==> flow/design.v <==
module TCAM_TOP (
        input                   CLK
       ,input                   RESET
       ,input                   SEARCH
       ,input                   SETTING
       ,input   [DATA_BITS-1:0] KEY
       ,input   [IDWID-1:0]     SETTING_ID
       ,input   [MASKWID-1:0]   SETTING_MASKID
       ,input   [IDWID-1:0]     SETTING_PRIORITY
       ,output  [IDWID-1:0]     RULEID
       ,output                  SETTING_COMPLETE
       ,output                  SEARCH_COMPLETE
       ,output                  MISMATCH
       ,input                     DDR3_AVL_INIT
       ,input   [SDRAM_DATA-1:0]  DDR3_AVL_READDATA
       ,input                     DDR3_AVL_WAITREQUEST
       ,input                     DDR3_AVL_READDATAVALID
       ,output                    DDR3_AVL_READ
       ,output                    DDR3_AVL_WRITE
       ,output  [SDRAM_ADDR-1:0]  DDR3_AVL_ADDRESS
       ,output  [SDRAM_DATA-1:0]  DDR3_AVL_WRITEDATA
       ,output                    DDR3_AVL_BURSTCOUNT
       ,output                    DDR3_AVL_INITCOMPLETE
	);
    parameter   DATA_BITS = 128;  
    parameter   FRAGMENTS = 8;	 
    parameter   FRAG_BITS = 3;	 
    parameter   IDWID     = 16;   
    parameter   MASKWID   = 18;
    parameter   SDRAM_ADDR = 19;
    parameter   SDRAM_DATA = 256;
    localparam  FRAG_WID  = (DATA_BITS/FRAGMENTS);
    localparam  ADDR_WID  = FRAG_BITS+FRAG_WID;
    localparam  PRIOWID   = IDWID;
    localparam  KWID      = DATA_BITS;
    localparam  SEGWID    = 2+IDWID+MASKWID+KWID+PRIOWID;  
    wire [ DATA_BITS-1:0 ] in_key      = KEY;
    wire [     IDWID-1:0 ] in_id       = SETTING_ID;
    wire [   MASKWID-1:0 ] in_maskid   = SETTING_MASKID;
    wire [   PRIOWID-1:0 ] in_priority = SETTING_PRIORITY;
    wire                 w_read;
    wire                 w_write;
    wire  [ADDR_WID-1:0] w_address;
    wire  [  SEGWID-1:0] w_readdata;
    wire  [  SEGWID-1:0] w_writedata;
    wire                 w_waitrequest;
    wire                 w_readdatavalid;
    TCAM_CONTROLLER
    #( 
        .DATA_BITS            ( DATA_BITS ), 
        .FRAGMENTS            ( FRAGMENTS ), 
        .FRAG_BITS            ( FRAG_BITS ), 
        .IDWID                ( IDWID     ),
        .MASKWID              ( MASKWID   )
    )    
    TCAM_TOP_INST    
    (
        .CLK                  ( CLK              ),
        .RESET                ( RESET            ),
        .SEARCH               ( SEARCH           ),   
        .SETTING              ( SETTING          ),   
        .KEY                  ( in_key           ),   
        .SETTING_ID           ( in_id            ),   
        .SETTING_MASKID       ( in_maskid        ),   
        .SETTING_PRIORITY     ( in_priority      ),   
        .RULEID               ( RULEID           ),   
        .SETTING_COMPLETE     ( SETTING_COMPLETE ),   
        .SEARCH_COMPLETE      ( SEARCH_COMPLETE  ),   
        .MISMATCH             ( MISMATCH         ),   
        .SDRAM_READ           ( w_read           ),
        .SDRAM_WRITE          ( w_write          ),
        .SDRAM_ADDRESS        ( w_address        ),
        .SDRAM_READDATA       ( w_readdata       ),
        .SDRAM_WRITEDATA      ( w_writedata      ),
        .SDRAM_WAITREQUEST    ( w_waitrequest    ),
        .SDRAM_READDATAVALID  ( w_readdatavalid  )
    );
    SDRAM_CONTROLLER  
    #(
        .ADDR_WID                   ( SDRAM_ADDR ),
        .DATA_WID                   ( SDRAM_DATA )
    )	
    SDRAM_CONTROLLER_INST 
    (
        .CLK                        ( CLK                    ),
        .RESET                      ( RESET                  ),
        .AVM_M0_WAITREQUEST         ( DDR3_AVL_WAITREQUEST   ),
        .AVM_M0_READDATA            ( DDR3_AVL_READDATA      ),
        .AVM_M0_READDATAVALID       ( DDR3_AVL_READDATAVALID ),
        .AVM_M0_READ                ( DDR3_AVL_READ          ),
        .AVM_M0_WRITE               ( DDR3_AVL_WRITE         ),
        .AVM_M0_WRITEDATA           ( DDR3_AVL_WRITEDATA     ),
        .AVM_M0_ADDRESS             ( DDR3_AVL_ADDRESS       ),	
        .AVM_M0_BURSTCOUNT          ( DDR3_AVL_BURSTCOUNT    ),
        .AVM_S0_INIT                ( DDR3_AVL_INIT          ),   
        .AVM_S0_READ                ( w_read                 ),   
        .AVM_S0_WRITE               ( w_write                ),   
        .AVM_S0_ADDRESS             ( w_address              ),   
        .AVM_S0_WRITEDATA           ( w_writedata            ),   
        .AVM_S0_READDATA            ( w_readdata             ),   
        .AVM_S0_WAITREQUEST         ( w_waitrequest          ),   
        .AVM_S0_READDATAVALID       ( w_readdatavalid        ),   
        .AVM_S0_INITCOMPLETE        ( DDR3_AVL_INITCOMPLETE  )    
    );
endmodule
module TCAM_CONTROLLER  (
        input                       CLK
       ,input                       RESET
       ,input                       SEARCH
       ,input                       SETTING
       ,input     [    KWID-1:0 ]   KEY
       ,input     [   IDWID-1:0 ]   SETTING_ID
       ,input     [ MASKWID-1:0 ]   SETTING_MASKID
       ,input     [ PRIOWID-1:0 ]   SETTING_PRIORITY
       ,output    [   IDWID-1:0 ]   RULEID
       ,output                      SETTING_COMPLETE
       ,output                      SEARCH_COMPLETE
       ,output                      MISMATCH
       ,input     [   SEGWID-1:0 ]  SDRAM_READDATA
       ,input                       SDRAM_WAITREQUEST
       ,input                       SDRAM_READDATAVALID
       ,output                      SDRAM_READ
       ,output                      SDRAM_WRITE
       ,output    [ ADDR_WID-1:0 ]  SDRAM_ADDRESS
       ,output    [   SEGWID-1:0 ]  SDRAM_WRITEDATA
	);
    parameter   DATA_BITS = 10;  
    parameter   FRAGMENTS = 5;	 
    parameter   FRAG_BITS = 3;	 
    parameter   IDWID     = 2;   
    parameter   MASKWID   = 5;
    localparam  FRAG_WID  = (DATA_BITS/FRAGMENTS);
    localparam  ADDR_WID  = FRAG_BITS+FRAG_WID;
    localparam  PRIOWID   = IDWID;
    localparam  KWID      = DATA_BITS;
    localparam  SEGWID    = 2+IDWID+MASKWID+KWID+PRIOWID;  
    reg                  search_en_sync1;
    reg                  setting_en_sync1;
    reg  [   KWID-1:0]	 key_sync1;
    reg  [  IDWID-1:0]	 setting_id_sync1;
    reg  [MASKWID-1:0]   setting_maskid_sync1;
    reg  [PRIOWID-1:0]   setting_priority_sync1;
    always @(posedge CLK or posedge RESET)
    begin 
        if (RESET) begin 
            key_sync1              <= 0;
            search_en_sync1        <= 0;
            setting_en_sync1       <= 0;
            setting_id_sync1       <= 0;
            setting_maskid_sync1   <= 0;
            setting_priority_sync1 <= 0;
        end 
        else begin
            key_sync1		       <= KEY;
            search_en_sync1        <= SEARCH;
            setting_en_sync1       <= SETTING;
            setting_id_sync1       <= SETTING_ID;
            setting_maskid_sync1   <= SETTING_MASKID;
            setting_priority_sync1 <= SETTING_PRIORITY;
        end
    end
    wire                    w_cntl_searchcomplete;	
    wire                    w_cntl_searchdatavalid;
    wire    [SEGWID-1:0] 	w_confirm_segment;
    wire                    w_compare_complete;
    segment_engine  
    #( 
        .DATA_BITS                  ( DATA_BITS ), 
        .FRAGMENTS                  ( FRAGMENTS ), 
        .FRAG_BITS                  ( FRAG_BITS ), 
        .IDWID                      ( IDWID     ),
        .MASKWID                    ( MASKWID   )
    ) 
    SEGMENTATION_INST   
    (
        .clk                        ( CLK                    ),
        .reset                      ( RESET                  ), 
        .i_search                   ( search_en_sync1        ),
        .i_setting                  ( setting_en_sync1       ),
        .i_key                      ( key_sync1              ),
        .i_setting_id               ( setting_id_sync1       ),
        .i_setting_maskid           ( setting_maskid_sync1   ),
        .i_setting_priority         ( setting_priority_sync1 ),
        .o_search_complete          ( w_cntl_searchcomplete  ),
        .o_setting_complete			( SETTING_COMPLETE       ),
        .o_cntl_m0_searchdatavalid  ( w_cntl_searchdatavalid ),
        .i_sdram_readdata           ( SDRAM_READDATA         ),
        .i_sdram_waitrequest        ( SDRAM_WAITREQUEST      ),
        .i_sdram_readdatavalid		( SDRAM_READDATAVALID    ),
        .o_sdram_read               ( SDRAM_READ             ),
        .o_sdram_write              ( SDRAM_WRITE            ),
        .o_sdram_address            ( SDRAM_ADDRESS          ),
        .o_sdram_writedata          ( SDRAM_WRITEDATA        )
    );
    wire [  IDWID-1:0] w_mask_confirm_id;
    wire [MASKWID-1:0] w_mask_confirm_maskid;
    wire [PRIOWID-1:0] w_mask_confirm_priority;
    wire [   KWID-1:0] w_mask_confirm_key;
    wire               w_mask_confirm_id_update;
    wire               w_mask_complete;
    mask_engine 
    #( 
        .DATA_BITS                  ( DATA_BITS ), 
        .FRAGMENTS                  ( FRAGMENTS ), 
        .FRAG_BITS                  ( FRAG_BITS ), 
        .IDWID                      ( IDWID     ),
        .MASKWID                    ( MASKWID   )
    )
    MASK_ENGINE_INST   
    (
        .clk                        ( CLK                      ),
        .reset                      ( RESET                    ),
        .i_sdram_readdata           ( SDRAM_READDATA           ),
        .o_id                       ( w_mask_confirm_id        ),
        .o_maskid                   ( w_mask_confirm_maskid    ),
        .o_confirm_key              ( w_mask_confirm_key       ),
        .o_priority                 ( w_mask_confirm_priority  ),
        .i_cntl_s0_searchdatavalid  ( w_cntl_searchdatavalid   ),
        .i_segment_complete         ( w_cntl_searchcomplete    ),
        .o_id_update                ( w_mask_confirm_id_update ),
        .o_mask_complete            ( w_mask_complete          )
    );
    wire [KWID-1:0] w_pp_key6;
    ffxkclkx #(6,KWID) pp_search_key (CLK,RESET,key_sync1,w_pp_key6);
    wire [  IDWID-1:0]  w_confirm_prio_ruleid;
    wire [PRIOWID-1:0]  w_confirm_prio_priority;
    wire                w_confirm_complete;
    wire                w_confirm_prio_valid;
    confirm_engine 
    #( 
        .DATA_BITS                  ( DATA_BITS ), 
        .FRAGMENTS                  ( FRAGMENTS ), 
        .FRAG_BITS                  ( FRAG_BITS ), 
        .IDWID                      ( IDWID     ),
        .MASKWID                    ( MASKWID   )
    )
    CONFIRM_ENGINE_INST   
    (
        .clk                        ( CLK                      ),
        .reset                      ( RESET                    ),
        .i_key                      ( w_pp_key6                ),
        .i_id                       ( w_mask_confirm_id        ),
        .i_maskid                   ( w_mask_confirm_maskid    ),
        .i_priority                 ( w_mask_confirm_priority  ),
        .i_confirm_key              ( w_mask_confirm_key       ),
        .o_confirm_ruleid           ( w_confirm_prio_ruleid    ),
        .o_confirm_priority         ( w_confirm_prio_priority  ),
        .i_id_update                ( w_mask_confirm_id_update ),     
        .i_mask_complete            ( w_mask_complete          ),
        .o_confirm_complete         ( w_confirm_complete       ), 
        .o_confirm_valid            ( w_confirm_prio_valid     )
    );
    priority_engine 
    #( 
        .DATA_BITS                  ( DATA_BITS ), 
        .FRAGMENTS                  ( FRAGMENTS ), 
        .FRAG_BITS                  ( FRAG_BITS ), 
        .IDWID                      ( IDWID     ),
        .MASKWID                    ( MASKWID   )
    )
    PRIORITY_ENGINE_INST    
    (   
        .clk                        ( CLK                     ),
        .reset                      ( RESET                   ),
        .i_confirm_ruleid           ( w_confirm_prio_ruleid   ),
        .i_confirm_priority         ( w_confirm_prio_priority ),
        .o_final_id                 ( RULEID                  ), 
        .o_mismatch                 ( MISMATCH                ),
        .i_confirm_valid            ( w_confirm_prio_valid    ),
        .i_confirm_complete         ( w_confirm_complete      ),
        .o_priority_complete        ( SEARCH_COMPLETE         )
    );
endmodule
module SDRAM_CONTROLLER (
        input 		                CLK
       ,input 		                RESET
       ,input                       AVM_M0_WAITREQUEST
       ,input       [DATA_WID-1:0]	AVM_M0_READDATA
       ,input                       AVM_M0_READDATAVALID
       ,output                      AVM_M0_READ
       ,output                      AVM_M0_WRITE
       ,output reg  [DATA_WID-1:0]	AVM_M0_WRITEDATA
       ,output reg  [ADDR_WID-1:0]	AVM_M0_ADDRESS
       ,output      [        10:0]  AVM_M0_BURSTCOUNT
       ,input                       AVM_S0_INIT
       ,input                       AVM_S0_READ
       ,input                       AVM_S0_WRITE
       ,input       [ADDR_WID-1:0]  AVM_S0_ADDRESS
       ,input       [DATA_WID-1:0]  AVM_S0_WRITEDATA
       ,output reg  [DATA_WID-1:0]  AVM_S0_READDATA
       ,output                      AVM_S0_INITCOMPLETE
       ,output                      AVM_S0_WAITREQUEST
       ,output                      AVM_S0_READDATAVALID
	);
    parameter ADDR_WID = 27;
    parameter DATA_WID = 32;
    localparam IDLE  = 2'd0;
    localparam INIT  = 2'd1;
    localparam READ  = 2'd2;
    localparam WRITE = 2'd3;
    reg [ADDR_WID-1:0] 	avs_address_sync1;
    reg [DATA_WID-1:0] 	avs_writedata_sync1;
    reg 				avs_init_sync1;
    reg 				avs_read_sync1;
    reg 				avs_write_sync1;
    always @(posedge CLK or posedge RESET)
    begin 
        if (RESET) begin 
            avs_init_sync1  	<= 0;
            avs_read_sync1  	<= 0;
            avs_write_sync1 	<= 0;
            avs_address_sync1 	<= 0;
            avs_writedata_sync1 <= 0;
        end 
        else begin 
            avs_init_sync1  	<= AVM_S0_INIT;
            avs_read_sync1  	<= AVM_S0_READ;
            avs_write_sync1 	<= AVM_S0_WRITE;
            avs_address_sync1 	<= AVM_S0_ADDRESS;
            avs_writedata_sync1 <= AVM_S0_WRITEDATA;
        end
    end
    wire [ADDR_WID-1:0] max_address;
    assign max_address = {ADDR_WID{1'b1}};
    wire max_avm_address;
    assign max_avm_address = (AVM_M0_ADDRESS == max_address) ? 1'b1 : 1'b0;
    reg [3:0] wr_burst_count;
    reg drv_status_waitrequest;
    reg drv_status_init_complete;
    reg drv_status_readdatavalid;
    reg [1:0] current_state;
    always @(posedge CLK or posedge RESET) 	 
    begin 
        if (RESET) begin
            current_state <= IDLE;
            drv_status_init_complete <= 0;
        end
        else begin
            case (current_state)
                IDLE : begin
                    drv_status_waitrequest   <= 1'b0;
                    drv_status_readdatavalid <= 1'b1;
                    if (avs_init_sync1 == 1) begin
                        AVM_M0_ADDRESS   <= 0;
                        AVM_M0_WRITEDATA <= 0;
                        wr_burst_count 	 <= 0;
                        current_state 	 <= INIT;	 
                        drv_status_init_complete <= 0;
                    end
                    else if (avs_read_sync1 == 1) begin 
                        AVM_M0_ADDRESS <= avs_address_sync1;
                        drv_status_readdatavalid <= 1'b0;
                        current_state  <= READ;	 
                    end 
                    else if (avs_write_sync1 == 1) begin
                        AVM_M0_ADDRESS   <= avs_address_sync1;
                        AVM_M0_WRITEDATA <= avs_writedata_sync1;
                        current_state    <= WRITE;  
                    end
                    else begin
                        AVM_M0_ADDRESS   <= AVM_M0_ADDRESS;
                        AVM_M0_WRITEDATA <= AVM_M0_WRITEDATA;
                        current_state <= IDLE; 	 
                    end
                end
                INIT : begin
                    drv_status_waitrequest <= 1'b1;
                    if (!AVM_M0_WAITREQUEST & !max_avm_address) begin 
                        if (wr_burst_count == 0) begin 
                            AVM_M0_ADDRESS <= AVM_M0_ADDRESS + 1;
                            wr_burst_count <= 0;
                        end
                        else begin 
                            wr_burst_count <= wr_burst_count + 1;
                        end
                    end
                    else if (!AVM_M0_WAITREQUEST & max_avm_address) begin 
                        if (wr_burst_count == 0) begin 
                            drv_status_init_complete <= 1;
                            current_state <= IDLE;	 
                        end
                        else begin 
                            wr_burst_count <= wr_burst_count + 1;
                        end
                    end
                    else begin 
                        wr_burst_count <= wr_burst_count + 1;
                    end 
                end
                READ : begin
                    drv_status_waitrequest <= 1'b1;
                    if (!AVM_M0_WAITREQUEST & !AVM_M0_READDATAVALID) begin
                        current_state <= READ;	 
                    end
                    else if (!AVM_M0_WAITREQUEST & AVM_M0_READDATAVALID) begin
                        drv_status_readdatavalid <= 1'b1;
                        current_state <= IDLE; 
                    end
                    else begin
                        current_state <= READ;  
                    end
                end
                WRITE : begin
                    drv_status_waitrequest <= 1'b1;
                    if (!AVM_M0_WAITREQUEST)	current_state <= IDLE;
                    else 						current_state <= WRITE;  
                end 
                default : begin 
                    current_state <= current_state;
                end 
            endcase
        end
    end 
    assign AVM_M0_BURSTCOUNT = 1;
    assign AVM_M0_WRITE = ((current_state==WRITE || current_state==INIT) && RESET==0) ? 1'b1 : 1'b0;
    assign AVM_M0_READ  = (current_state==READ && RESET==0) ? 1'b1 : 1'b0;
    assign AVM_S0_WAITREQUEST   = drv_status_waitrequest;
    assign AVM_S0_INITCOMPLETE  = drv_status_init_complete;
    assign AVM_S0_READDATAVALID = drv_status_readdatavalid;
    always @(posedge CLK or posedge RESET) 
    begin 
        if 		(RESET)					AVM_S0_READDATA <= 0;
        else if (AVM_M0_READDATAVALID)	AVM_S0_READDATA <= AVM_M0_READDATA;
        else 							AVM_S0_READDATA <= AVM_S0_READDATA;
    end 
endmodule
module segment_engine (
        input 					clk
       ,input 					reset
       ,input                   i_search
       ,input                   i_setting
       ,input   [   KWID-1:0]   i_key
       ,input   [MASKWID-1:0]   i_setting_maskid
       ,input   [PRIOWID-1:0]   i_setting_priority
       ,input   [  IDWID-1:0]   i_setting_id
       ,output                  o_search_complete
       ,output                  o_setting_complete
       ,output                  o_cntl_m0_searchdatavalid
       ,input   [ SEGWID-1:0]   i_sdram_readdata
       ,input                   i_sdram_waitrequest
       ,input                   i_sdram_readdatavalid
       ,output                  o_sdram_read
       ,output                  o_sdram_write
       ,output  [ADDR_WID-1:0]  o_sdram_address
       ,output  [  SEGWID-1:0]  o_sdram_writedata
	);
    parameter   DATA_BITS = 10;  
    parameter   FRAGMENTS = 5;	 
    parameter   FRAG_BITS = 3;	 
    parameter   IDWID     = 2;   
    parameter   MASKWID   = 5;
    localparam  FRAG_WID  = (DATA_BITS/FRAGMENTS);
    localparam  ADDR_WID  = FRAG_BITS+FRAG_WID;
    localparam  PRIOWID   = IDWID;
    localparam  KWID      = DATA_BITS;
    localparam  SEGWID    = 2+IDWID+MASKWID+KWID+PRIOWID;  
	reg 				search_en_sync1;
	reg 				setting_en_sync1;
	reg   [   KWID-1:0]	key_sync1;
	reg   [  IDWID-1:0]	setting_id_sync1;
	reg	  [MASKWID-1:0]	setting_maskid_sync1;
    reg   [PRIOWID-1:0] setting_priority_sync1;
	always @(posedge clk or posedge reset)
	begin 
		if (reset) begin 
			key_sync1 		  	   <= 0;
			search_en_sync1   	   <= 0;
			setting_en_sync1  	   <= 0;
			setting_id_sync1  	   <= 0;
			setting_maskid_sync1   <= 0;
            setting_priority_sync1 <= 0;
		end 
		else begin
			key_sync1		       <= i_key;
			search_en_sync1        <= i_search;
			setting_en_sync1       <= i_setting;
			setting_id_sync1       <= i_setting_id;
			setting_maskid_sync1   <= i_setting_maskid;
            setting_priority_sync1 <= i_setting_priority;
		end
	end 
    wire					w_cntl_load;
    wire 					w_cntl_modify;
    wire					w_cntl_shift;
    wire 					w_cntl_search;
    wire 					w_cntl_modify_done;
    wire   [ADDR_WID-1:0]	w_fragment_key;
    fragmentation  
    #( 
        .DATA_BITS                 ( DATA_BITS          ), 
        .FRAGMENTS                 ( FRAGMENTS          ), 
        .FRAG_BITS                 ( FRAG_BITS          ), 
        .IDWID                     ( IDWID              ),
        .MASKWID                   ( MASKWID            )
    )
    FRAGMENT_INST  
    (
        .clk	                   ( clk                ),
        .reset                     ( reset              ),
        .i_key                     ( key_sync1          ),
        .o_fragment_key            ( w_fragment_key     ),
        .i_load				       ( w_cntl_load        ),
        .i_shift                   ( w_cntl_shift       )
    );
    segment_controller 
    #( 
        .FRAGMENTS                 ( FRAGMENTS                 )  
    )	
    SEGMENT_CONTROLLER_INST   
    (
        .clk                       ( clk                       ),
        .reset                     ( reset                     ), 
        .i_search_enable           ( search_en_sync1           ),
        .i_setting_enable          ( setting_en_sync1          ),
        .o_sdram_read              ( o_sdram_read              ),
        .o_sdram_write             ( o_sdram_write             ),
        .i_sdram_waitrequest       ( i_sdram_waitrequest       ),
        .i_sdram_readdatavalid     ( i_sdram_readdatavalid     ),
        .o_cntl_m0_load            ( w_cntl_load               ),
        .o_cntl_m0_modify          ( w_cntl_modify             ),
        .o_cntl_m0_shift           ( w_cntl_shift              ),
        .i_cntl_m0_modify_done     ( w_cntl_modify_done        ),
        .o_cntl_m0_searchdatavalid ( o_cntl_m0_searchdatavalid ),
        .o_search_complete         ( o_search_complete         ),
        .o_setting_complete        ( o_setting_complete        )
    );
    segment_datapath  
    #( 
        .DATA_BITS                 ( DATA_BITS              ), 
        .FRAGMENTS                 ( FRAGMENTS              ), 
        .FRAG_BITS                 ( FRAG_BITS              ), 
        .IDWID                     ( IDWID                  ),
        .MASKWID                   ( MASKWID                )
    )	
    SEGMENT_DATAPATH_INST  
    (
        .clk					   ( clk                    ),
        .reset					   ( reset                  ), 
        .i_setting_id		       ( setting_id_sync1       ),
        .i_setting_key		       ( key_sync1              ),
        .i_setting_maskid		   ( setting_maskid_sync1   ),
        .i_setting_priority        ( setting_priority_sync1 ),
        .i_fragment_key            ( w_fragment_key         ),
        .i_sdram_readdata          ( i_sdram_readdata       ),		
        .o_sdram_writedata		   ( o_sdram_writedata      ),
        .o_sdram_segment_address   ( o_sdram_address        ), 
        .i_cntl_s0_modify          ( w_cntl_modify          ),
        .o_cntl_s0_modify_done     ( w_cntl_modify_done     )
    );
endmodule
module segment_controller (
        input 		 clk
       ,input 		 reset
       ,input 		 i_search_enable
       ,input		 i_setting_enable
       ,input 		 i_sdram_waitrequest
       ,input 		 i_sdram_readdatavalid
       ,output 	reg	 o_sdram_read
       ,output 	reg	 o_sdram_write
       ,input 		 i_cntl_m0_modify_done
       ,output  	 o_cntl_m0_load
       ,output 	reg  o_cntl_m0_modify
       ,output	reg  o_cntl_m0_shift
       ,output  reg  o_cntl_m0_searchdatavalid
       ,output       o_search_complete
       ,output       o_setting_complete
	);
    parameter  FRAGMENTS = 5;	 
    localparam IDLE        = 4'b0000;  
    localparam SHIFT       = 4'b0001;  
    localparam STABLE_RD_1 = 4'b0010;  
    localparam STABLE_RD_2 = 4'b0011;  
    localparam READ        = 4'b0100;  
    localparam MODIFY      = 4'b0101;  
    localparam STABLE_WR   = 4'b0110;  
    localparam WRITE       = 4'b0111;  
    localparam COUNT       = 4'b1000;  
	reg search_mode;
	reg setting_mode;
	reg [3:0] loop_count;  
	reg [3:0] current_state; 
	always @(posedge clk or posedge reset)
	begin 
		if (reset) begin
			loop_count    <= FRAGMENTS;
			search_mode   <= 0;
			setting_mode  <= 0;
			current_state <= IDLE;
			o_sdram_read     <= 0;
			o_sdram_write    <= 0;
			o_cntl_m0_shift  <= 0;
			o_cntl_m0_modify <= 0;
			o_cntl_m0_searchdatavalid <= 0;
		end
		else begin 
			case (current_state) 
				IDLE : begin
					o_sdram_read     <= 0;
					o_sdram_write    <= 0;
					o_cntl_m0_shift  <= 0;
					o_cntl_m0_modify <= 0;
					o_cntl_m0_searchdatavalid <= 0;
					search_mode <= 0;
					setting_mode <= 0;
					loop_count <= FRAGMENTS;
					if (i_setting_enable) begin
						setting_mode  <= 1'b1;   
						current_state <= SHIFT;	 
					end 
					else if (i_search_enable) begin 
						search_mode    <= 1'b1;   
						current_state  <= SHIFT;  
					end 
					else begin 
						current_state <= IDLE;	 
					end 
				end 
				SHIFT : begin 
					o_cntl_m0_shift <= 1'b1;
					current_state <= STABLE_RD_1;  
				end 
				STABLE_RD_1 : begin
					o_cntl_m0_shift <= 1'b0;
					current_state <= STABLE_RD_2;
				end
				STABLE_RD_2 : begin
					current_state <= READ;
				end
				READ : begin
					o_sdram_read    <= 1'b1;  
					if (i_sdram_waitrequest & !i_sdram_readdatavalid) begin 
						o_sdram_read    <= 1'b0;  
						current_state <= READ;  
					end
					else if (i_sdram_waitrequest & i_sdram_readdatavalid & setting_mode) begin
						o_sdram_read    <= 1'b0;  
						current_state <= MODIFY;  
					end
					else if (i_sdram_waitrequest & i_sdram_readdatavalid & search_mode) begin
						o_sdram_read    <= 1'b0;  
						o_cntl_m0_searchdatavalid <= 1'b1;  
						current_state <= COUNT;  
					end 
					else begin 
						current_state <= READ;  
					end 
				end 
				MODIFY : begin
					o_cntl_m0_modify <= 1'b1;  
					if (i_cntl_m0_modify_done == 1) begin 
						o_cntl_m0_modify <= 1'b0;
						current_state  <= STABLE_WR;  
					end 
					else begin
						current_state <= MODIFY;  
					end 
				end 
				STABLE_WR : begin
					o_cntl_m0_modify <= 1'b0;
					current_state <= WRITE;
				end 
				WRITE : begin
					o_sdram_write    <= 1'b1;
					if 	  (i_sdram_waitrequest) 	current_state <= COUNT;	 
					else 						current_state <= WRITE;
				end 
				COUNT : begin
					o_sdram_read  <= 1'b0;
					o_sdram_write <= 1'b0;
					o_cntl_m0_searchdatavalid <= 1'b0;
					if (loop_count > 1) begin 
						loop_count <= loop_count - 1;
						current_state <= SHIFT;  
					end 
					else begin 
						current_state <= IDLE;  
					end 
				end
				default : begin
					current_state <= current_state;
				end	 
			endcase 
		end 
	end
	assign o_cntl_m0_load 	  = (current_state==IDLE & reset==0) ? 1'b1 : 1'b0;
	assign o_search_complete  = (search_mode==0 	 & reset==0) ? 1'b1 : 1'b0;
	assign o_setting_complete = (setting_mode==0 	 & reset==0) ? 1'b1 : 1'b0;
endmodule 
module segment_datapath (
        input                   clk
       ,input                   reset
       ,input   [  IDWID-1:0]   i_setting_id
       ,input   [   KWID-1:0]   i_setting_key
       ,input   [MASKWID-1:0]   i_setting_maskid
       ,input   [PRIOWID-1:0]   i_setting_priority
       ,input   [ SEGWID-1:0]   i_sdram_readdata    
       ,output  [ SEGWID-1:0]   o_sdram_writedata   
       ,input   [ADDR_WID-1:0]	i_fragment_key
       ,output  [ADDR_WID-1:0]	o_sdram_segment_address  
       ,input                   i_cntl_s0_modify
       ,output                  o_cntl_s0_modify_done
    );
    parameter	DATA_BITS = 10;  
    parameter 	FRAGMENTS = 5;	 
    parameter 	FRAG_BITS = 3;	 
    parameter	IDWID     = 2;   
    parameter   MASKWID   = 5;
    localparam 	FRAG_WID  = (DATA_BITS/FRAGMENTS);
    localparam 	ADDR_WID  = FRAG_BITS+FRAG_WID;
    localparam  PRIOWID   = IDWID;
    localparam 	KWID	  = DATA_BITS;
    localparam 	SEGWID	  = 2+IDWID+MASKWID+KWID+PRIOWID;  
    reg [SEGWID-1:0] sdram_readdata;
    always @(posedge clk or posedge reset)
    begin 
        if (reset) begin 
            sdram_readdata <= 0;
        end
        else begin 
            sdram_readdata <= i_sdram_readdata;
        end 
    end 
    addresspath_orientator 
    #( 
        .DATA_BITS                ( DATA_BITS          ), 
        .FRAGMENTS                ( FRAGMENTS          ), 
        .FRAG_BITS                ( FRAG_BITS          )
    )  
    ADDRESS_ORIENTATOR_INST   
    (
        .clk                      (clk),
        .reset                    (reset), 
        .i_fragment_key           (i_fragment_key),
        .o_sdram_segment_address  (o_sdram_segment_address)  
    );
    status_generator 
    #( 
        .DATA_BITS             ( DATA_BITS            ), 
        .FRAGMENTS             ( FRAGMENTS            ), 
        .FRAG_BITS             ( FRAG_BITS            ), 
        .IDWID                 ( IDWID                ),
        .MASKWID               ( MASKWID              )
    )
    STATUS_GENERATOR_INST   
    (
        .clk                   ( clk                   ),
        .reset                 ( reset                 ), 
        .i_modify              ( i_cntl_s0_modify      ),
        .i_setting_id          ( i_setting_id          ),
        .i_setting_key         ( i_setting_key         ),
        .i_setting_maskid      ( i_setting_maskid      ),  
        .i_setting_priority    ( i_setting_priority    ),
        .i_sdram_readdata      ( sdram_readdata        ),
        .o_sdram_writedata     ( o_sdram_writedata     ),  
        .o_modify_complete     ( o_cntl_s0_modify_done )
    );
endmodule
module addresspath_orientator (
        input						clk,
        input 						reset, 
        input		[ADDR_WID-1:0]	i_fragment_key,
        output 	reg [ADDR_WID-1:0]	o_sdram_segment_address  
	);
    parameter	DATA_BITS = 10;  
    parameter 	FRAGMENTS = 5;	 
    parameter 	FRAG_BITS = 3;	 
    localparam 	FRAG_WID  = (DATA_BITS/FRAGMENTS);
    localparam 	ADDR_WID  = FRAG_BITS+FRAG_WID;
	always @(posedge clk or posedge reset)
	begin 
		if   (reset)	o_sdram_segment_address <= 0;
		else 			o_sdram_segment_address <= i_fragment_key;
	end
endmodule
module status_generator (
        input			            clk
       ,input 			            reset 
       ,input 						i_modify
       ,input       [    KWID-1:0 ] i_setting_key
       ,input  		[   IDWID-1:0 ]	i_setting_id
       ,input 		[ MASKWID-1:0 ]	i_setting_maskid
       ,input       [ PRIOWID-1:0 ] i_setting_priority
       ,input		[  SEGWID-1:0 ]	i_sdram_readdata
       ,output 	reg	[  SEGWID-1:0 ]	o_sdram_writedata
       ,output 	 					o_modify_complete
	);
    parameter   DATA_BITS = 10;  
    parameter   FRAGMENTS = 5;	 
    parameter   FRAG_BITS = 3;	 
    parameter   IDWID     = 2;   
    parameter   MASKWID   = 5;
    localparam  FRAG_WID  = (DATA_BITS/FRAGMENTS);
    localparam  ADDR_WID  = FRAG_BITS+FRAG_WID;
    localparam  PRIOWID   = IDWID;
    localparam  KWID      = DATA_BITS;
    localparam  SEGWID    = 2+IDWID+MASKWID+KWID+PRIOWID;  
    localparam IDLE     = 0;
    localparam MODIFY   = 1;
    localparam COMPLETE = 2;
    wire cell_empty;
    assign cell_empty = ~i_sdram_readdata[SEGWID-2];
    reg [		1:0] current_state;
    reg [SEGWID-1:0] writedata_mod;
    reg				 reg_modify_complete;
    always @(posedge clk or posedge reset) 
    begin 
        if (reset) begin
            writedata_mod <= 0;
            current_state <= IDLE;
            reg_modify_complete	<= 0;
        end
        else begin 
            case (current_state)
                IDLE : begin
                    reg_modify_complete <= 1'b0;
                    if   (i_modify)	current_state <= MODIFY;  
                    else            current_state <= IDLE;  
                end 
                MODIFY : begin
                    reg_modify_complete <= 1'b0;
                    if (cell_empty) begin 
                        writedata_mod <= {2'b01, i_setting_id, i_setting_maskid, i_setting_key, i_setting_priority};
                        reg_modify_complete <= 1'b1;
                        current_state <= COMPLETE;	 
                    end
                    else begin 
                        writedata_mod <= {2'b11, i_sdram_readdata[SEGWID-3:0]};
                        reg_modify_complete <= 1'b1;
                        current_state <= COMPLETE;	 
                    end 
                end 
                COMPLETE : begin 
                    reg_modify_complete <= 1'b1;
                    current_state <= IDLE;  
                end 
                default : begin 
                    writedata_mod <= writedata_mod;
                end 
            endcase 
        end 
    end
    always @(posedge clk or posedge reset)
    begin 
        if (reset) begin 
            o_sdram_writedata <= 0;
        end 
        else if (reg_modify_complete) begin 
            o_sdram_writedata <= writedata_mod;
        end
        else begin 
            o_sdram_writedata <= o_sdram_writedata;
        end 
    end 
    assign o_modify_complete = reg_modify_complete;
endmodule
module fragmentation (
        input                       clk
       ,input                       reset
       ,input       [    KWID-1:0]  i_key
       ,output reg  [ADDR_WID-1:0]  o_fragment_key
       ,input                       i_load
       ,input                       i_shift
	);
    parameter   DATA_BITS = 10;  
    parameter   FRAGMENTS = 5;	 
    parameter   FRAG_BITS = 3;	 
    parameter   IDWID     = 2;   
    parameter   MASKWID   = 5;
    localparam  FRAG_WID  = (DATA_BITS/FRAGMENTS);
    localparam  ADDR_WID  = FRAG_BITS+FRAG_WID;
    localparam  PRIOWID   = IDWID;
    localparam  KWID      = DATA_BITS;
    localparam  SEGWID    = 2+IDWID+MASKWID+KWID+PRIOWID;  
    wire [FRAG_WID-1:0] zeros;
    assign zeros = {FRAG_WID{1'b0}};
    reg [     KWID-1:0] shift_register;
    reg [FRAG_BITS-1:0] prefix_address;
    always @(posedge clk or posedge reset)
    begin 
        if (reset) begin
            o_fragment_key <= 0;		
            shift_register <= 0;
            prefix_address <= 0;
        end 
        else if (i_load) begin 
            shift_register <= i_key;
            prefix_address <= 0;
        end
        else if (i_shift) begin
            prefix_address <= prefix_address + 1;
            o_fragment_key <= {prefix_address, shift_register[FRAG_WID-1:0]};
            shift_register <= {zeros, shift_register[KWID-1:FRAG_WID]};
        end 
        else begin
            prefix_address <= prefix_address;
            shift_register <= shift_register; 
        end
    end 
endmodule
module mask_engine (
        input                         clk
       ,input                         reset
       ,input       [  SEGWID-1:0 ]   i_sdram_readdata    
       ,output      [   IDWID-1:0 ]   o_id
       ,output      [ MASKWID-1:0 ]   o_maskid
       ,output      [    KWID-1:0 ]   o_confirm_key
       ,output      [ PRIOWID-1:0 ]   o_priority
       ,input                         i_cntl_s0_searchdatavalid
       ,input                         i_segment_complete
       ,output                        o_id_update
       ,output                        o_mask_complete
    );
    parameter	DATA_BITS = 10;  
    parameter 	FRAGMENTS = 5;	 
    parameter 	FRAG_BITS = 3;	 
    parameter	IDWID     = 2;   
    parameter   MASKWID   = 5;
    localparam  PRIOWID   = IDWID;
    localparam 	KWID	  = DATA_BITS;
    localparam 	SEGWID	  = 2+IDWID+MASKWID+KWID+PRIOWID;  
    reg               r_id_valid;
    reg [  IDWID-1:0] r_id;
    reg [MASKWID-1:0] r_maskid;
    reg [   KWID-1:0] r_confirm_key;
    reg [PRIOWID-1:0] r_priority;
    always @(posedge clk or posedge reset)
    begin 
        if (reset) begin 
            r_id_valid    <= 'h0;
            r_id          <= 'h0;
            r_maskid      <= 'h0;
            r_priority    <= 'h0;
            r_confirm_key <= 'h0;
        end
        else if (i_cntl_s0_searchdatavalid) begin
            r_id_valid    <= (~i_sdram_readdata[SEGWID-1] & i_sdram_readdata[SEGWID-2]);  
            r_id          <= i_sdram_readdata[       SEGWID-3:KWID+MASKWID+PRIOWID ];
            r_maskid      <= i_sdram_readdata[ KWID+MASKWID+PRIOWID-1:KWID+PRIOWID ];
            r_confirm_key <= i_sdram_readdata[ KWID+PRIOWID-1:PRIOWID ];
            r_priority    <= i_sdram_readdata[      PRIOWID-1:0            ];
        end 
    end
    reg r_searchdatavalid_sync1;
    always @(posedge clk or posedge reset)
    begin 
        if (reset)  r_searchdatavalid_sync1 <= 0;
        else        r_searchdatavalid_sync1 <= i_cntl_s0_searchdatavalid;
    end 
    wire p_searchdatavalid; 
    assign p_searchdatavalid = (i_cntl_s0_searchdatavalid & ~r_searchdatavalid_sync1);
    reg r_segment_complete_sync1;
    always @(posedge clk or posedge reset)
    begin 
        if   (reset) r_segment_complete_sync1 <= 0;
        else         r_segment_complete_sync1 <= i_segment_complete;
    end 
    wire p_segment_complete;
    assign p_segment_complete = (i_segment_complete & ~r_segment_complete_sync1);
    wire p_segment_processing;
    assign p_segment_processing = (~i_segment_complete & r_segment_complete_sync1);
    reg [        1:0] ro_id_valid;
    reg [  IDWID-1:0] ro_id;
    reg [MASKWID-1:0] ro_maskid;
    reg [   KWID-1:0] ro_confirm_key;
    reg [PRIOWID-1:0] ro_priority;
    always @(posedge clk or posedge reset)
    begin 
        if (reset) begin 
            ro_id          <= 'h0;
            ro_maskid      <= 'h0;
            ro_priority    <= 'h0;
            ro_confirm_key <= 'h0;
        end
        else if (p_segment_complete) begin 
            ro_id          <= 'h0;
            ro_maskid      <= 'h0;
            ro_priority    <= 'h0;
            ro_confirm_key <= 'h0;
        end
        else if (r_id_valid) begin 
            ro_id          <= r_id;
            ro_maskid      <= r_maskid;
            ro_priority    <= r_priority;
            ro_confirm_key <= r_confirm_key;
        end  
        else begin 
            ro_id          <= ro_id;
            ro_maskid      <= ro_maskid;
            ro_priority    <= ro_priority;
            ro_confirm_key <= ro_confirm_key;
        end 
    end
    assign o_id          = ro_id;            
    assign o_maskid      = ro_maskid;     
    assign o_priority    = ro_priority;   
    assign o_confirm_key = ro_confirm_key;
    wire w_new_id;
    assign w_new_id = ~p_segment_complete & p_searchdatavalid & r_id_valid;
    reg ro_id_update;
    always @(posedge clk or posedge reset)
    begin 
        if      ( reset        )  ro_id_update <= 1'b0;
        else if ( w_new_id     )  ro_id_update <= 1'b1;
        else if ( ro_id_update )  ro_id_update <= 1'b0;
        else                      ro_id_update <= ro_id_update;
    end 
    assign o_id_update = ro_id_update;
    reg ro_mask_complete;
    always @(posedge clk or posedge reset)
    begin 
        if      ( reset                )  ro_mask_complete <= 1'b0;
        else if ( p_segment_complete   )  ro_mask_complete <= 1'b1;
        else if ( p_segment_processing )  ro_mask_complete <= 1'b0;
        else                              ro_mask_complete <= ro_mask_complete;
    end
    assign o_mask_complete = ro_mask_complete;
endmodule
module confirm_engine (
        input                       clk
       ,input                       reset
       ,input   [     KWID-1:0 ]    i_key
       ,input   [    IDWID-1:0 ]    i_id
       ,input   [  MASKWID-1:0 ]    i_maskid
       ,input   [  PRIOWID-1:0 ]    i_priority
       ,input   [     KWID-1:0 ]    i_confirm_key
       ,output  [    IDWID-1:0 ] 	o_confirm_ruleid
       ,output  [  PRIOWID-1:0 ]    o_confirm_priority
       ,input                       i_id_update       
       ,input                       i_mask_complete
       ,output                      o_confirm_complete
       ,output                      o_confirm_valid
	);
    parameter   DATA_BITS = 10;  
    parameter   FRAGMENTS = 5;	 
    parameter   FRAG_BITS = 3;	 
    parameter   IDWID     = 2;   
    parameter   MASKWID   = 5;
    localparam  FRAG_WID  = (DATA_BITS/FRAGMENTS);
    localparam  PRIOWID   = IDWID;
    localparam  KWID      = DATA_BITS;
    localparam  SEGWID    = 2+IDWID+MASKWID+KWID+PRIOWID;  
    localparam  CNFM_WID  = (DATA_BITS/MASKWID);
    reg r_mask_complete_sync1;
    always @(posedge clk or posedge reset)
    begin 
        if   (reset) r_mask_complete_sync1 <= 0;
        else         r_mask_complete_sync1 <= i_mask_complete;
    end 
    wire p_mask_complete;
    assign p_mask_complete = (i_mask_complete & ~r_mask_complete_sync1);
    wire p_mask_processing;
    assign p_mask_processing = (~i_mask_complete & r_mask_complete_sync1);
    reg [   KWID-1:0] r_key;
    reg [  IDWID-1:0] r_id;
    reg [MASKWID-1:0] r_maskid;
    reg [   KWID-1:0] r_confirm_key;
    reg [PRIOWID-1:0] r_priority; 
    always @(posedge clk or posedge reset)
    begin 
        if (reset) begin 
            r_key         <= 'h0;
            r_id          <= 'h0;
            r_maskid      <= 'h0;
            r_priority    <= 'h0;
            r_confirm_key <= 'h0;
        end 
        else if (p_mask_complete) begin 
            r_key         <= i_key;
            r_id          <= 'h0;
            r_maskid      <= 'h0;
            r_priority    <= 'h0;
            r_confirm_key <= 'h0;
        end 
        else if (i_id_update) begin 
            r_key         <= i_key;
            r_id          <= i_id;
            r_maskid      <= i_maskid;
            r_priority    <= i_priority;
            r_confirm_key <= i_confirm_key;
        end 
        else begin 
            r_key         <= r_key;
            r_id          <= r_id;
            r_maskid      <= r_maskid;
            r_priority    <= r_priority;
            r_confirm_key <= r_confirm_key;
        end 
    end 
    reg [MASKWID-1:0] r_id_match_vector;
    generate 
        genvar mask_idx;
    for (mask_idx = 0; mask_idx < MASKWID; mask_idx=mask_idx+1)
        begin: mask_bit
            always @(posedge clk or posedge reset)
            begin 
                if (reset) begin
                    r_id_match_vector[mask_idx] <= 0;
                end 
                else begin 
                    r_id_match_vector[mask_idx] <= (r_maskid[mask_idx]) ? 1'b1 : (r_confirm_key[(CNFM_WID+(CNFM_WID*mask_idx)-1):(CNFM_WID*mask_idx)] == r_key[(CNFM_WID+(CNFM_WID*mask_idx)-1):(CNFM_WID*mask_idx)]);
                end
            end
        end
    endgenerate
    wire w_id_match;
    assign w_id_match = &r_id_match_vector;
    reg [  IDWID-1:0] ro_confirm_ruleid;
    reg [PRIOWID-1:0] ro_confirm_priority;
    reg               ro_confirm_valid;
    always @(posedge clk or posedge reset)
    begin 
        if      ( reset      )  ro_confirm_ruleid <= 'h0;
        else if ( w_id_match )  ro_confirm_ruleid <= r_id;   
        else                    ro_confirm_ruleid <= ro_confirm_ruleid;
    end
    always @(posedge clk or posedge reset)
    begin 
        if      ( reset      )  ro_confirm_priority <= 'h0;
        else if ( w_id_match )  ro_confirm_priority <= r_priority; 
        else                    ro_confirm_priority <= ro_confirm_priority;
    end 
    always @(posedge clk or posedge reset) 
    begin 
        if      ( reset            )  ro_confirm_valid <= 1'b0;
        else if ( w_id_match       )  ro_confirm_valid <= 1'b1;
        else if ( ro_confirm_valid )  ro_confirm_valid <= 1'b0;
        else                          ro_confirm_valid <= ro_confirm_valid;
    end 
    assign o_confirm_ruleid   = ro_confirm_ruleid;
    assign o_confirm_priority = ro_confirm_priority;
    assign o_confirm_valid    = ro_confirm_valid;
    reg ro_confirm_complete; 
    always @(posedge clk or posedge reset)
    begin 
        if      ( reset             ) ro_confirm_complete <= 1'b0;
        else if ( p_mask_complete   ) ro_confirm_complete <= 1'b1;
        else if ( p_mask_processing ) ro_confirm_complete <= 1'b0;
        else                          ro_confirm_complete <= ro_confirm_complete;
    end 
    assign o_confirm_complete = ro_confirm_complete;
endmodule
module priority_engine (
        input                   clk
       ,input                   reset
       ,input  [   IDWID-1:0 ]  i_confirm_ruleid
       ,input  [ PRIOWID-1:0 ]  i_confirm_priority
       ,output [   IDWID-1:0 ]  o_final_id
       ,output                  o_mismatch
       ,input                   i_confirm_valid
       ,input                   i_confirm_complete
       ,output                  o_priority_complete
    );
    parameter	DATA_BITS = 10;  
    parameter 	FRAGMENTS = 5;	 
    parameter 	FRAG_BITS = 3;	 
    parameter	IDWID     = 2;   
    parameter   MASKWID   = 5;
    localparam  PRIOWID   = IDWID;
    localparam  KWID      = DATA_BITS;
    localparam  SEGWID    = 2+IDWID+MASKWID+KWID+PRIOWID;  
    reg r_confirm_complete_sync1;
    always @(posedge clk or posedge reset)
    begin 
        if   (reset) r_confirm_complete_sync1 <= 0;
        else         r_confirm_complete_sync1 <= i_confirm_complete;
    end 
    wire p_confirm_complete;
    assign p_confirm_complete = (i_confirm_complete & ~r_confirm_complete_sync1);
    wire p_confirm_processing; 
    assign p_confirm_processing = (~i_confirm_complete & r_confirm_complete_sync1);
    reg [  IDWID-1:0] r_confirm_ruleid;
    reg [PRIOWID-1:0] r_confirm_priority;
    always @(posedge clk or posedge reset)
    begin 
        if (reset) begin 
            r_confirm_ruleid   <= 'h0;
            r_confirm_priority <= 'h0;
        end 
        else if (i_confirm_complete) begin 
            r_confirm_ruleid   <= 'h0;
            r_confirm_priority <= 'h0;
        end
        else if (i_confirm_valid) begin 
            r_confirm_ruleid   <= i_confirm_ruleid;
            r_confirm_priority <= i_confirm_priority;
        end  
        else begin 
            r_confirm_ruleid   <= r_confirm_ruleid;  
            r_confirm_priority <= r_confirm_priority;
        end 
    end 
    wire w_id_select; 
    assign w_id_select = (r_confirm_priority > r_stored_priority) ? 1'b1 : 1'b0;
    reg [  IDWID-1:0] r_stored_id; 
    reg [PRIOWID-1:0] r_stored_priority;
    always @(posedge clk or posedge reset)
    begin 
        if (reset) begin 
            r_stored_id       <= 'h0;
            r_stored_priority <= 'h0;
        end 
        else if (p_confirm_complete) begin 
            r_stored_id       <= 'h0;
            r_stored_priority <= 'h0;
        end
        else if (w_id_select) begin 
            r_stored_id       <= r_confirm_ruleid;
            r_stored_priority <= r_confirm_priority;
        end
        else begin 
            r_stored_id       <= r_stored_id;
            r_stored_priority <= r_stored_priority;      
        end 
    end 
    wire w_id_match;
    assign w_id_match = ( i_confirm_valid & ~i_confirm_complete );
    reg ro_mismatch;
    always @(posedge clk or posedge reset)
    begin 
        if      ( reset              ) ro_mismatch <= 1'b1;  
        else if ( p_confirm_complete ) ro_mismatch <= 1'b1;
        else if ( w_id_match         ) ro_mismatch <= 1'b0;
        else                           ro_mismatch <= ro_mismatch;
    end
    assign o_mismatch = ro_mismatch;
    reg ro_priority_complete;
    always @(posedge clk or posedge reset)
    begin 
        if      ( reset                )  ro_priority_complete <= 1'b0;
        else if ( p_confirm_complete   )  ro_priority_complete <= 1'b1;
        else if ( p_confirm_processing )  ro_priority_complete <= 1'b0;
        else                              ro_priority_complete <= 1'b0;
    end
    assign o_priority_complete = ro_priority_complete;
    reg [IDWID-1:0] ro_final_id;
    always @(posedge clk or posedge reset)
    begin 
        if   ( reset )  ro_final_id <= 'h0;
        else            ro_final_id <= r_stored_id;    
    end 
    assign o_final_id = ro_final_id;
endmodule
module ffxkclk
    (
     clk,
     rst,
     idat,
     odat
     );
parameter           K = 3;     
input               clk,
                    rst;
input               idat;
output              odat;
wire                odat;
reg [K-1:0]         shift_dat;
wire [K:0]          shift_in;
assign              shift_in = {shift_dat,idat};
always @ (posedge clk)
    begin
    shift_dat <= shift_in[K-1:0];
    end
assign odat = shift_dat[K-1];
endmodule 
module ffxkclkx
    (
     clk,
     rst,
     idat,
     odat
     );
parameter           K = 3;   
parameter           W = 10;  
input               clk;
input               rst;
input [W-1:0]       idat;
output [W-1:0]      odat;
wire [W-1:0]        odat;
generate
    genvar bit_idx;
for (bit_idx=0;bit_idx<W;bit_idx=bit_idx+1'b1)
    begin: i_bit
    ffxkclk #(K)    flxodat (clk,rst,idat[bit_idx],odat[bit_idx]);
    end
endgenerate
endmodule 
Memo
Re: synthesis data of TCAM_TOP

Tool chain data of TCAM_TOP:

Module TCAM_TOP before and after one edit of its RTL, step after step.
Lines under "before" count in the file above, lines under "after" in the edited file.
"difference": "after" minus "before" as printed here.
Operators: Yosys type, input widths -> output width; for muxes data width and select width s.
Library cell names are shortened.
A cell with n/a has no value.

* top: TCAM_TOP
* clock: CLK
* standard-cell library: sky130hd
* corner: tt_025C_1v80

Edit of the RTL:

Unified diff, file above to edited file.
A script made this edit. It changes what the design does and was not meant as an optimisation.

```diff
@@ -961,5 +961,5 @@
     reg [        1:0] ro_id_valid;
     reg [  IDWID-1:0] ro_id;
-    reg [MASKWID-1:0] ro_maskid;
+    reg [MASKWID-2:0] ro_maskid;
     reg [   KWID-1:0] ro_confirm_key;
     reg [PRIOWID-1:0] ro_priority;
```

After elaboration:

Yosys after proc, flatten, opt, wreduce and memory -nomap, before mapping. Memory bits, and registers merged into a memory's read port (data or address), are not among the register bits. Print and check cells are not counted.

Operators by class
* reduce/logical cells: before 46, after 46, difference 0
* equal/unequal tests: before 46, after 46, difference 0
* bitwise operators: before 34, after 34, difference 0
* add/subtract/negate cells: before 4, after 4, difference 0
* order comparisons: before 2, after 2, difference 0
* mux-type cells: before 129, after 129, difference 0

Operator list
* $mux 18: before 4, after 2, difference -2
* $mux 17: before 0, after 2, difference +2

Operator kinds equal on both sides are left out: 51.

Word-level totals
* output and inout bits: before 298, after 298, difference 0
* input port bits: before 441, after 441, difference 0
* cells after elaboration: before 479, after 479, difference 0
* flip-flop bits (word level): before 3303, after 3301, difference -2

Longest topological paths:

Yosys ltp: most cells in a row. Word level: on the elaborated netlist, between registers, memories and ports. Mapped: between sequential cells and ports; inverters and the memories' decode and read muxes count.

Depth
* depth in word-level cells: before 8, after 8, difference 0
* ABC_AREA: before 0, after 0
* mapped depth: before 9, after 9, difference 0
* mapped depth without buffers: before 7, after 7, difference 0

Synthesis result:

Source: synth_stat.txt of the flow (Yosys; design flattened, memories mapped). It holds for the ABC_AREA given above (unset counts as 0); a run with the other value may have another netlist.

Mapped netlist
* cell area after synthesis (mm²): before 0.1039622, after 0.1038421, difference -0.0001201
* sequential area (mm²): before 0.0782013, after 0.0781262, difference -0.0000751
* buffer cells: before 389, after 389, difference 0
* cell count: before 6811, after 6803, difference -8
* flip-flops: before 3235, after 3232, difference -3

Cells by type
* buf_1: before 9, after 16, difference +7
* mux2_1: before 59, after 53, difference -6
* mux2_2: before 625, after 630, difference +5
* clkbuf_1: before 201, after 196, difference -5
* o21ai_0: before 87, after 82, difference -5
* o21ai_1: before 72, after 77, difference +5
* dfrtp_1: before 2269, after 2266, difference -3
* mux2i_1: before 709, after 707, difference -2
* nor2_1: before 593, after 591, difference -2
* buf_2: before 97, after 95, difference -2
* xor2_1: before 81, after 80, difference -1
* xnor2_1: before 67, after 68, difference +1
* a41o_1: before 18, after 17, difference -1
* nand4_1: before 9, after 10, difference +1

Cell types equal on both sides are left out: 37.
By module: a second synthesis without flattening, with its own total; a netlist apart from the flattened one above.

Unflattened totals
* cells (unflattened synthesis): before 7126, after 7123, difference -3
* area (unflattened synthesis) (mm²): before 0.1129784, after 0.1129708, difference -0.0000076

Rows give one instance, submodules left out.

Modules, before
* SDRAM_CONTROLLER: instances 1, cells 1549, sequential area 0.0219273 mm², area 0.0276378 mm²
* ffxkclk (K=6): instances 128, cells 6, sequential area 0.0001201 mm², area 0.0001201 mm²
* status_generator: instances 1, cells 1167, sequential area 0.00911 mm², area 0.0150619 mm²
* confirm_engine: instances 1, cells 1097, sequential area 0.0088835 mm², area 0.0150432 mm²
* mask_engine: instances 1, cells 963, sequential area 0.0090337 mm², area 0.0143675 mm²
* fragmentation: instances 1, cells 609, sequential area 0.0037536 mm², area 0.0067027 mm²
* TCAM_CONTROLLER: instances 1, cells 181, sequential area 0.0045043 mm², area 0.0045081 mm²
* segment_datapath: instances 1, cells 181, sequential area 0.0045043 mm², area 0.0045081 mm²
* segment_engine: instances 1, cells 181, sequential area 0.0045043 mm², area 0.0045081 mm²
* priority_engine: instances 1, cells 333, sequential area 0.0020782 mm², area 0.0039263 mm²
* segment_controller (FRAGMENTS=8): instances 1, cells 76, sequential area 0.000503 mm², area 0.0008571 mm²
* addresspath_orientator: instances 1, cells 20, sequential area 0.0004755 mm², area 0.0004792 mm²
* TCAM_TOP: instances 1, cells 1, sequential area 0 mm², area 0.0000038 mm²
* ffxkclkx: instances 1, cells 0, sequential area 0 mm², area 0 mm²

Modules, after
* SDRAM_CONTROLLER: instances 1, cells 1549, sequential area 0.0219273 mm², area 0.0276378 mm²
* ffxkclk (K=6): instances 128, cells 6, sequential area 0.0001201 mm², area 0.0001201 mm²
* status_generator: instances 1, cells 1167, sequential area 0.00911 mm², area 0.0150619 mm²
* confirm_engine: instances 1, cells 1097, sequential area 0.0088835 mm², area 0.0150432 mm²
* mask_engine: instances 1, cells 960, sequential area 0.0089836 mm², area 0.01436 mm²
* fragmentation: instances 1, cells 609, sequential area 0.0037536 mm², area 0.0067027 mm²
* TCAM_CONTROLLER: instances 1, cells 181, sequential area 0.0045043 mm², area 0.0045081 mm²
* segment_datapath: instances 1, cells 181, sequential area 0.0045043 mm², area 0.0045081 mm²
* segment_engine: instances 1, cells 181, sequential area 0.0045043 mm², area 0.0045081 mm²
* priority_engine: instances 1, cells 333, sequential area 0.0020782 mm², area 0.0039263 mm²
* segment_controller (FRAGMENTS=8): instances 1, cells 76, sequential area 0.000503 mm², area 0.0008571 mm²
* addresspath_orientator: instances 1, cells 20, sequential area 0.0004755 mm², area 0.0004792 mm²
* TCAM_TOP: instances 1, cells 1, sequential area 0 mm², area 0.0000038 mm²
* ffxkclkx: instances 1, cells 0, sequential area 0 mm², area 0 mm²

Path before layout:

Source: OpenSTA report_checks on the synthesized netlist (no wires, ideal clock, input and output delay 20% of the period each), path of least setup slack; recovery checks are left aside. Register names are those of the netlist, which keeps one name where synthesis merged equal registers.

Path after synthesis
* kind: before input -> register, after input -> register
* start: before input RESET, after input RESET
* end: before register SDRAM_CONTROLLER_INST.drv_status_waitrequest, after register SDRAM_CONTROLLER_INST.drv_status_waitrequest
* input delay (ps): before 2000, after 2000, difference 0
* driving pins on the path: before 2, after 2, difference 0
* delay of the path (ps): before 49673, after 49609, difference -64
* library setup time (ps): before 2746, after 2743, difference -3
* data arrival time (ps): before 48927, after 48866, difference -61
* slack (ps): before -41673, after -41608, difference +65
* clock period (ps): before 10000, after 10000, difference 0
* launch time at the first pin (ps): before 2000, after 2000, difference 0
* buffers on the path: before 1, after 1, difference 0
* data required time (ps): before 7254, after 7257, difference +3
* period reached after synthesis (ps): before 51673, after 51608, difference -65

"delay of the path" is the arrival time less input delay plus setup time.
"driving pins on the path": output pins that drive a net of the path, with the launching flip-flop's if there is one; two outputs of one cell count as two.
"period reached after synthesis" is the clock period less the worst setup slack; recovery checks do not enter. This is arithmetic on one report: input and output delays are still those of the set period (20% each).
At most two assigning lines are given for a register; there are more.

Between the ends, after synthesis, before:
* cell sequence: buf_2 -> inv_1
* cells in the longest elaborated chain: 0
* elaborated cells between the ends (all ways): 0
* source lines of those cells: 0

Ends and longest elaborated chain, after synthesis, before
* start: declaration: RTL line 3 `,input                   RESET`
* end: assignment: RTL line 341 `drv_status_waitrequest   <= 1'b0;`
* end: assignment: RTL line 367 `drv_status_waitrequest <= 1'b1;`
* end: declaration: RTL line 328 `reg drv_status_waitrequest;`

Between the ends, after synthesis, after:
* cell sequence: buf_2 -> inv_1
* cells in the longest elaborated chain: 0
* elaborated cells between the ends (all ways): 0
* source lines of those cells: 0

Ends and longest elaborated chain, after synthesis, after
* start: declaration: RTL line 3 `,input                   RESET`
* end: assignment: RTL line 341 `drv_status_waitrequest   <= 1'b0;`
* end: assignment: RTL line 367 `drv_status_waitrequest <= 1'b1;`
* end: declaration: RTL line 328 `reg drv_status_waitrequest;`

Path in the finished layout:

Path of least setup slack in the final report of each run of pair A (OpenROAD, finished layout, wires in). Where an end is a register, its clock arrival counts in the times.
The path's times are printed in steps of 10 ps; the period is the one set.

Path after layout
* kind: before input -> output, after input -> output
* start: before input RESET, after input RESET
* end: before output DDR3_AVL_WRITE, after output DDR3_AVL_WRITE
* data required time (ps): before 4500, after 4500, difference 0
* external output delay (ps): before 1120, after 1120, difference 0
* buffers on the path: before 2, after 2, difference 0
* clock period (ps): before 5620, after 5620, difference 0
* driving pins on the path: before 3, after 3, difference 0
* data arrival time (ps): before 2740, after 2660, difference -80
* slack (ps): before 1760, after 1840, difference +80
* launch time at the first pin (ps): before 1120, after 1120, difference 0
* input delay (ps): before 1120, after 1120, difference 0

The rows between start and end are the longest chain of elaborated cells between them; the timing report does not say that the signal goes this way. Where chains are equally long, one stands for them.
Each line given opens the expression or statement behind the cell; cells for indexed reads and writes are added by Yosys, which also makes memories of some case tables.

Between the ends, after layout, before:
* cell sequence: clkdlybuf4s50_1 -> nor2_1 -> clkdlybuf4s50_1
* cells in the longest elaborated chain: 3
* elaborated cells between the ends (all ways): 3
* classes of those cells: mux (1); logic (1); reduce/logical (1)

Ends and longest elaborated chain, after layout, before
* start: declaration: RTL line 3 `,input                   RESET`
* $not 1->1: RTL line 415 `assign AVM_M0_WRITE = ((current_state==WRITE || current_state==INIT) && RESET==0) ? 1'b1 : 1'b0;`
* $logic_and 1x1->1: RTL line 415
* $mux 1: RTL line 415
* end: declaration: RTL line 19 `,output                    DDR3_AVL_WRITE`

Between the ends, after layout, after:
* cell sequence: clkdlybuf4s50_1 -> nor2_1 -> clkdlybuf4s50_1
* cells in the longest elaborated chain: 3
* elaborated cells between the ends (all ways): 3
* classes of those cells: mux (1); logic (1); reduce/logical (1)

Ends and longest elaborated chain, after layout, after
* start: declaration: RTL line 3 `,input                   RESET`
* $not 1->1: RTL line 415 `assign AVM_M0_WRITE = ((current_state==WRITE || current_state==INIT) && RESET==0) ? 1'b1 : 1'b0;`
* $logic_and 1x1->1: RTL line 415
* $mux 1: RTL line 415
* end: declaration: RTL line 19 `,output                    DDR3_AVL_WRITE`

Measured runs:

Both versions went through the flow (Yosys, OpenROAD) with the same settings in each pair. Constraints: input delay and output delay 20% of the set period each, output load 0.01 pF.

Settings, pair A:
* CORE_UTILIZATION: 40
* period_ns: 5.62
* CAP_MARGIN: 20
* CORE_MARGIN: 2
* SLEW_MARGIN: 20

Measured results, pair A
* die outline area (mm²): before 0.264001, after 0.263698, difference -0.000303
* final utilization (%): before 48.1, after 48.4, difference +0.3
* worst setup slack after layout (ps): before 1755, after 1837, difference +82
* power (mW): before 49.262, after 50.010, difference +0.748
* synthesis area (mm²): before 0.1039622, after 0.1038421, difference -0.0001201
* lowest hold slack (ps): before 261, after 282, difference +21
* reached clock period (ps): before 3865, after 3783, difference -82
* setup total negative slack (ps): before 0, after 0, difference 0

Settings, pair B:
* ABC_AREA: 0
* CAP_MARGIN: 0
* CORE_ASPECT_RATIO: 0.71
* CORE_MARGIN: 7
* CORE_UTILIZATION: 69
* CTS_CLUSTER_DIAMETER: 329
* GPL_TIMING_DRIVEN: 0
* HOLD_SLACK_MARGIN: -0.06
* MAX_ROUTING_LAYER: met4
* TNS_END_PERCENT: 20
* period_ns: 7.84
* SLEW_MARGIN: 20

Measured results, pair B
* die outline area (mm²): before 0.161894, after 0.161712, difference -0.000182
* final utilization (%): before 83.3, after 83.2, difference -0.1
* worst setup slack after layout (ps): before 3466, after 3495, difference +29
* power (mW): before 33.858, after 33.741, difference -0.117
* synthesis area (mm²): before 0.1039622, after 0.1038421, difference -0.0001201
* lowest hold slack (ps): before 309, after 316, difference +7
* reached clock period (ps): before 4374, after 4345, difference -29
* setup total negative slack (ps): before 0, after 0, difference 0

"reached clock period" is the run's clock period less its worst setup slack. It is reckoned from that one timing run; input and output delays stay at 20% of the period that was set.
"power" is the tool's figure for a default switching activity; nothing was simulated.
